==> flow/design.v <==
module cordic_phase_shifter #(parameter DEPTH = 1, LOG2_PHASE_SCALE = 1)(
input clk,
input rst_n,
input signed [8:0] x_in,
input signed [8:0] y_in,
input signed [31:0] p,
output reg signed [8:0] x_out,
output reg signed [8:0] y_out,
output reg signed [31:0] phase_final
);
wire signed [31:0] atan_table [0:30];
   assign atan_table[0]  = 32'b00100000000000000000000000000000; 
   assign atan_table[1]  = 32'b00010010111001000000010100011101; 
   assign atan_table[2]  = 32'b00001001111110110011100001011011; 
   assign atan_table[3]  = 32'b00000101000100010001000111010100; 
   assign atan_table[4]  = 32'b00000010100010110000110101000011;
   assign atan_table[5]  = 32'b00000001010001011101011111100001;
   assign atan_table[6]  = 32'b00000000101000101111011000011110;
   assign atan_table[7]  = 32'b00000000010100010111110001010101;
   assign atan_table[8]  = 32'b00000000001010001011111001010011;
   assign atan_table[9]  = 32'b00000000000101000101111100101110;
   assign atan_table[10] = 32'b00000000000010100010111110011000;
   assign atan_table[11] = 32'b00000000000001010001011111001100;
   assign atan_table[12] = 32'b00000000000000101000101111100110;
   assign atan_table[13] = 32'b00000000000000010100010111110011;
   assign atan_table[14] = 32'b00000000000000001010001011111001;
   assign atan_table[15] = 32'b00000000000000000101000101111101;
   assign atan_table[16] = 32'b00000000000000000010100010111110;
   assign atan_table[17] = 32'b00000000000000000001010001011111;
   assign atan_table[18] = 32'b00000000000000000000101000101111;
   assign atan_table[19] = 32'b00000000000000000000010100011000;
   assign atan_table[20] = 32'b00000000000000000000001010001100;
   assign atan_table[21] = 32'b00000000000000000000000101000110;
   assign atan_table[22] = 32'b00000000000000000000000010100011;
   assign atan_table[23] = 32'b00000000000000000000000001010001;
   assign atan_table[24] = 32'b00000000000000000000000000101000;
   assign atan_table[25] = 32'b00000000000000000000000000010100;
   assign atan_table[26] = 32'b00000000000000000000000000001010;
   assign atan_table[27] = 32'b00000000000000000000000000000101;
   assign atan_table[28] = 32'b00000000000000000000000000000010;
   assign atan_table[29] = 32'b00000000000000000000000000000001;
   assign atan_table[30] = 32'b00000000000000000000000000000000;
reg signed [8:0] next_x_out, next_y_out;
reg signed [31:0] next_phase_final;
wire signed [31:0] atan_val;
always @(posedge clk) begin
    if (!rst_n) begin
        x_out <= x_in;
        y_out <= y_in;
        phase_final <= p;
    end 
    else begin
        x_out <= next_x_out;
        y_out <= next_y_out;
        phase_final <= next_phase_final;
    end
end
localparam [8:0] DEPTH_CASTED = DEPTH[8:0];
assign atan_val = atan_table[DEPTH_CASTED] >>> LOG2_PHASE_SCALE;
always @* begin
    next_x_out = x_in + (y_in >>> DEPTH_CASTED);
    next_y_out = y_in - (x_in >>> DEPTH_CASTED);
    next_phase_final = p + atan_val;
    if (p[31] == 1'b0) begin
        next_x_out = x_in - (y_in >>> DEPTH_CASTED);
        next_y_out = y_in + (x_in >>> DEPTH_CASTED);
        next_phase_final = p - atan_val;
    end
end
endmodule
module pipeline(
input clk,
input rst_n,
input signed [8:0] x_in,
input signed [8:0] y_in,
input signed [31:0] phase_in,
input in_valid,
output signed [8:0] x_out,
output signed [8:0] y_out,
output signed [31:0] phase_out,
output out_valid
);
    wire signed [8:0] x_stage [0:31];
    wire signed [8:0] y_stage [0:31];
    wire signed [31:0] phase_stage [0:31];
    assign x_stage[0] = x_in;
    assign y_stage[0] = y_in;
    assign phase_stage[0] = phase_in;
genvar i;
generate
        for (i = 0; i < 31; i = i + 1) begin : cordic_stages
            cordic_phase_shifter #(
                .DEPTH(i),
                .LOG2_PHASE_SCALE(0)
            ) stage_inst (
                .clk(clk),
                .rst_n(rst_n),
                .x_in(x_stage[i]),
                .y_in(y_stage[i]),
                .p(phase_stage[i]),
                .x_out(x_stage[i+1]),
                .y_out(y_stage[i+1]),
                .phase_final(phase_stage[i+1])
            );
        end
endgenerate
    reg [30:0] valid_stage;
    always @(posedge clk) begin
        if (!rst_n)
            valid_stage <= 31'd0;
        else
            valid_stage <= {valid_stage[29:0], in_valid};
    end
    assign out_valid = valid_stage[30];
    assign x_out = x_stage[31];
    assign y_out = y_stage[31];
    assign phase_out = phase_stage[31];
endmodule
# == Step by step through the tools: pipeline ==
# The steps from the RTL of pipeline to its reports follow in flow order.
# Line numbers count from 1 in the design file above.
# Library cell names are shortened.
# A cell with n/a has no value.
# setup
design,pipeline
clock,clk
cell_library,sky130hd
corner,tt_025C_1v80

# == Word level ==
# Source: Yosys, flattened and elaborated. Widths are those after wreduce; folded enables and synchronous resets count as part of the registers. Registers that Yosys merges into a memory's read port (data or address) are not register bits. Print and check cells do not count. Equal cells are merged and count once.
# classes
n_addsub,183
n_mux,184
# op_table
op,count
32-bit two-way mux,60
9-bit two-way mux,124
9-bit by 1-bit adder with 9-bit output,46
9-bit by 1-bit subtractor with 9-bit output,46
32-bit by 10-bit adder with 32-bit output with constant B,1
32-bit by 10-bit subtractor with 32-bit output with constant B,1
32-bit by 11-bit adder with 32-bit output with constant B,1
32-bit by 11-bit subtractor with 32-bit output with constant B,1
32-bit by 12-bit adder with 32-bit output with constant B,1
32-bit by 12-bit subtractor with 32-bit output with constant B,1
32-bit by 13-bit adder with 32-bit output with constant B,1
32-bit by 13-bit subtractor with 32-bit output with constant B,1
32-bit by 14-bit adder with 32-bit output with constant B,1
32-bit by 14-bit subtractor with 32-bit output with constant B,1
32-bit by 15-bit adder with 32-bit output with constant B,1
32-bit by 15-bit subtractor with 32-bit output with constant B,1
32-bit by 16-bit adder with 32-bit output with constant B,1
32-bit by 16-bit subtractor with 32-bit output with constant B,1
32-bit by 17-bit adder with 32-bit output with constant B,1
32-bit by 17-bit subtractor with 32-bit output with constant B,1
32-bit by 18-bit adder with 32-bit output with constant B,1
32-bit by 18-bit subtractor with 32-bit output with constant B,1
32-bit by 19-bit adder with 32-bit output with constant B,1
32-bit by 19-bit subtractor with 32-bit output with constant B,1
32-bit by 2-bit adder with 32-bit output with constant B,1
32-bit by 2-bit subtractor with 32-bit output with constant B,1
32-bit by 20-bit adder with 32-bit output with constant B,1
32-bit by 20-bit subtractor with 32-bit output with constant B,1
# Other operator kinds: 52; their cells: 67.
# word_totals
ff_bits,1581
in_bits,53
output_inout_bits,51
wordCells,461

# == Depth ==
# Depth = most cells in a row (Yosys ltp): at word level without a register or memory, in the mapped netlist without a sequential cell, where the memories' decode and read muxes count.
# logic_depth
word_depth,3
ABC_AREA,0
ltp_mapped,16
mapped_depth_nobuf,16

# == Mapped cells and area ==
# Yosys stat after the flow's synthesis: flattened, memories mapped to cells. It holds for the ABC_AREA given above (unset counts as 0); a run with the other value may have another netlist.
# The area totals of this step are shown rounded.
# types
type,count
dfxtp_1,1581
ha_1,1378
mux2_2,987
xnor2_1,869
a21oi_1,1094
a21o_1,722
xor2_1,368
nor2_1,713
nand2_1,673
o21ai_0,502
inv_1,578
fa_1,93
o21bai_1,219
clkbuf_1,308
nor2b_1,144
mux2i_1,88
nand3_1,172
o21a_1,114
# Other cell types: 79; their cells: 1436.
# mapped
mapped_cells,12039
area_um2,110000
sequential_area_um2,32000
ffs,1581
n_buf,348
# The figures by module come from a second, unflattened synthesis with its own total; it is not the netlist above.
# unflattened
cells_unflattened,13892
area_unflattened_um2,120000
# Each row is one instance without its submodules.
# modules
module,instances,n_cells,mod_area_um2,seq_area_um2
cordic_phase_shifter,1,562,4500,1000
cordic_phase_shifter,1,541,4500,1000
cordic_phase_shifter,1,522,4300,1000
cordic_phase_shifter,1,494,4200,1000
cordic_phase_shifter,1,487,4100,1000
cordic_phase_shifter,1,475,4100,1000
cordic_phase_shifter,1,486,4100,1000
cordic_phase_shifter,1,461,4100,1000
cordic_phase_shifter,1,473,4100,1000
cordic_phase_shifter,1,485,4000,1000
cordic_phase_shifter,1,480,4000,1000
cordic_phase_shifter,1,448,4000,1000
cordic_phase_shifter,1,471,4000,1000
cordic_phase_shifter,1,465,4000,1000
# Further modules, not shown: 18.

# == Worst setup path after synthesis ==
# Path of least setup slack by OpenSTA after synthesis, without wires, with an ideal clock, recovery checks aside; 20% of the period is set as input and as output delay. Where synthesis merged equal registers, the netlist keeps one of their names.
# synth_path
path_type,flip-flop to flip-flop
startpoint,register cordic_stages[0].stage_inst.phase_final[31]
endpoint,register cordic_stages[1].stage_inst.phase_final[25]
tclk_ps,10000
setup_ps,121
t_first_pin_ps,0
t_arrival_ps,3987
t_required_ps,9879
path_slack_ps,5892
delay_ps,4108
path_stages,15
n_path_buf,2
period_less_setup_slack_ps,4108
# "delay_ps" is the arrival time less input delay plus setup time.
# "path_stages": output pins that drive a net of the path, with the launching flip-flop's if there is one; two outputs of one cell count as two.
# "period_less_setup_slack_ps" is the clock period less the worst setup slack; recovery checks do not enter. This is arithmetic on one report: input and output delays are still those of the set period (20% each).
# The rows between start and end are the longest chain of elaborated cells between them; the timing report does not say that the signal goes this way. Where chains are equally long, one stands for them.
# Each line given opens the expression or statement behind the cell; cells for indexed reads and writes are added by Yosys, which also makes memories of some case tables.
# synth_via
path_cell_list,dfxtp_1 -> clkbuf_1 -> buf_1 -> inv_1 -> ha_1 -> a21oi_1 -> nor2_1 -> or4b_4 -> a221oi_2 -> o21ai_1 -> o21a_2 -> a41o_4 -> a31oi_4 -> xnor2_1 -> mux2_4
elab_chain_len,2
# synth_lines
item,line,source
start: declaration,9,output reg signed [31:0] phase_final
start: assignment,50,phase_final <= p;
start: assignment,55,phase_final <= next_phase_final;
32-bit two-way mux,64,if (p[31] == 1'b0) begin
32-bit two-way mux,47,if (!rst_n) begin
end: assignment,50,
end: assignment,55,
end: declaration,9,

# == Timing after layout ==
# Path of least setup slack in the final report of stored run 1 (OpenROAD, finished layout, wires in). Where an end is a register, its clock arrival counts in the times.
# The path's times are printed in steps of 10 ps; the period is the one set.
# layout_path
path_type,flip-flop to flip-flop
startpoint,register cordic_stages[21].stage_inst.phase_final[31]
endpoint,register cordic_stages[22].stage_inst.phase_final[29]
tclk_ps,5060
setup_ps,110
t_first_pin_ps,810
t_arrival_ps,4700
t_required_ps,5760
path_slack_ps,1060
path_stages,14
n_path_buf,1
# The rows between start and end are the longest chain of elaborated cells between them; the timing report does not say that the signal goes this way. Where chains are equally long, one stands for them.
# layout_via
path_cell_list,dfxtp_1 -> inv_1 -> buf_4 -> ha_1 -> and2_1 -> or2_2 -> nor2_1 -> o211ai_1 -> a41oi_1 -> o21ai_0 -> a41oi_1 -> o21ai_0 -> xor2_1 -> mux2_2
elab_chain_len,2
# layout_lines
item,line,source
start: declaration,9,output reg signed [31:0] phase_final
start: assignment,50,phase_final <= p;
start: assignment,55,phase_final <= next_phase_final;
32-bit two-way mux,64,if (p[31] == 1'b0) begin
32-bit two-way mux,47,if (!rst_n) begin
end: assignment,50,
end: assignment,55,
end: declaration,9,

## Implementation results

Flow measurements of pipeline on sky130hd: 3 stored runs with different settings, listed in no order. Input and output delays are each 20% of the period that was set; the output load is 0.01 pF.
Values from the reports are rounded here.

Stored run 1, flow files:
==> flow/run.sh <==
#!/bin/bash
# the make line also repeats the synthesis and layout settings of config.mk as NAME=value (left out here)
make -C /OpenROAD-flow-scripts/flow DESIGN_CONFIG=/design/flow/config.mk WORK_HOME=/design/flow/orfs CLKGATE_MAP_FILE= finish
==> flow/config.mk <==
export PLATFORM = sky130hd
export DESIGN_NAME = pipeline
export DESIGN_NICKNAME = pipeline
export VERILOG_FILES = /design/flow/design.v
export SDC_FILE = /design/flow/constraint.sdc
export NUM_CORES = 4
export LEC_CHECK = 0
export CAP_MARGIN = 20
export CORE_MARGIN = 2
export CORE_UTILIZATION = 40
export SETUP_SLACK_MARGIN = -0.47
export SLEW_MARGIN = 20
==> flow/constraint.sdc <==
create_clock -name core_clock -period 5.06 [get_ports {clk}]
set_input_delay 1.0120 -clock core_clock [delete_from_list [all_inputs] [get_ports {clk}]]
set_output_delay 1.0120 -clock core_clock [all_outputs]
set_load 0.01 [all_outputs]

==> results of stored run 1, as CSV <==
result,value
yosys.chip_area_um2,110000
die_area_um2,280000
util_pct,44
final_setup_ws_ps,1100
worst_hold_slack_ps,320

Stored run 2, flow files:
==> flow/run.sh <==
#!/bin/bash
# the make line also repeats the synthesis and layout settings of config.mk as NAME=value (left out here)
make -C /OpenROAD-flow-scripts/flow DESIGN_CONFIG=/design/flow/config.mk WORK_HOME=/design/flow/orfs CLKGATE_MAP_FILE= finish
==> flow/config.mk <==
export PLATFORM = sky130hd
export DESIGN_NAME = pipeline
export DESIGN_NICKNAME = pipeline
export VERILOG_FILES = /design/flow/design.v
export SDC_FILE = /design/flow/constraint.sdc
export NUM_CORES = 4
export LEC_CHECK = 0
export CAP_MARGIN = 20
export CORE_MARGIN = 2
export CORE_UTILIZATION = 40
export SLEW_MARGIN = 20
==> flow/constraint.sdc <==
create_clock -name core_clock -period 10.0 [get_ports {clk}]
set_input_delay 2.0000 -clock core_clock [delete_from_list [all_inputs] [get_ports {clk}]]
set_output_delay 2.0000 -clock core_clock [all_outputs]
set_load 0.01 [all_outputs]

==> results of stored run 2, as CSV <==
result,value
yosys.chip_area_um2,110000
die_area_um2,280000
util_pct,44
final_setup_ws_ps,5100
worst_hold_slack_ps,320

Stored run 3, flow files:
==> flow/run.sh <==
#!/bin/bash
# the make line also repeats the synthesis and layout settings of config.mk as NAME=value (left out here)
make -C /OpenROAD-flow-scripts/flow DESIGN_CONFIG=/design/flow/config.mk WORK_HOME=/design/flow/orfs CLKGATE_MAP_FILE= finish
==> flow/config.mk <==
export PLATFORM = sky130hd
export DESIGN_NAME = pipeline
export DESIGN_NICKNAME = pipeline
export VERILOG_FILES = /design/flow/design.v
export SDC_FILE = /design/flow/constraint.sdc
export NUM_CORES = 4
export LEC_CHECK = 0
export CAP_MARGIN = 20
export CORE_MARGIN = 6
export CORE_UTILIZATION = 23
export SLEW_MARGIN = 25
==> flow/constraint.sdc <==
create_clock -name core_clock -period 4.63 [get_ports {clk}]
set_input_delay 0.9260 -clock core_clock [delete_from_list [all_inputs] [get_ports {clk}]]
set_output_delay 0.9260 -clock core_clock [all_outputs]
set_load 0.01 [all_outputs]

==> results of stored run 3, as CSV <==
result,value
yosys.chip_area_um2,110000
die_area_um2,500000
util_pct,26
final_setup_ws_ps,450
worst_hold_slack_ps,320
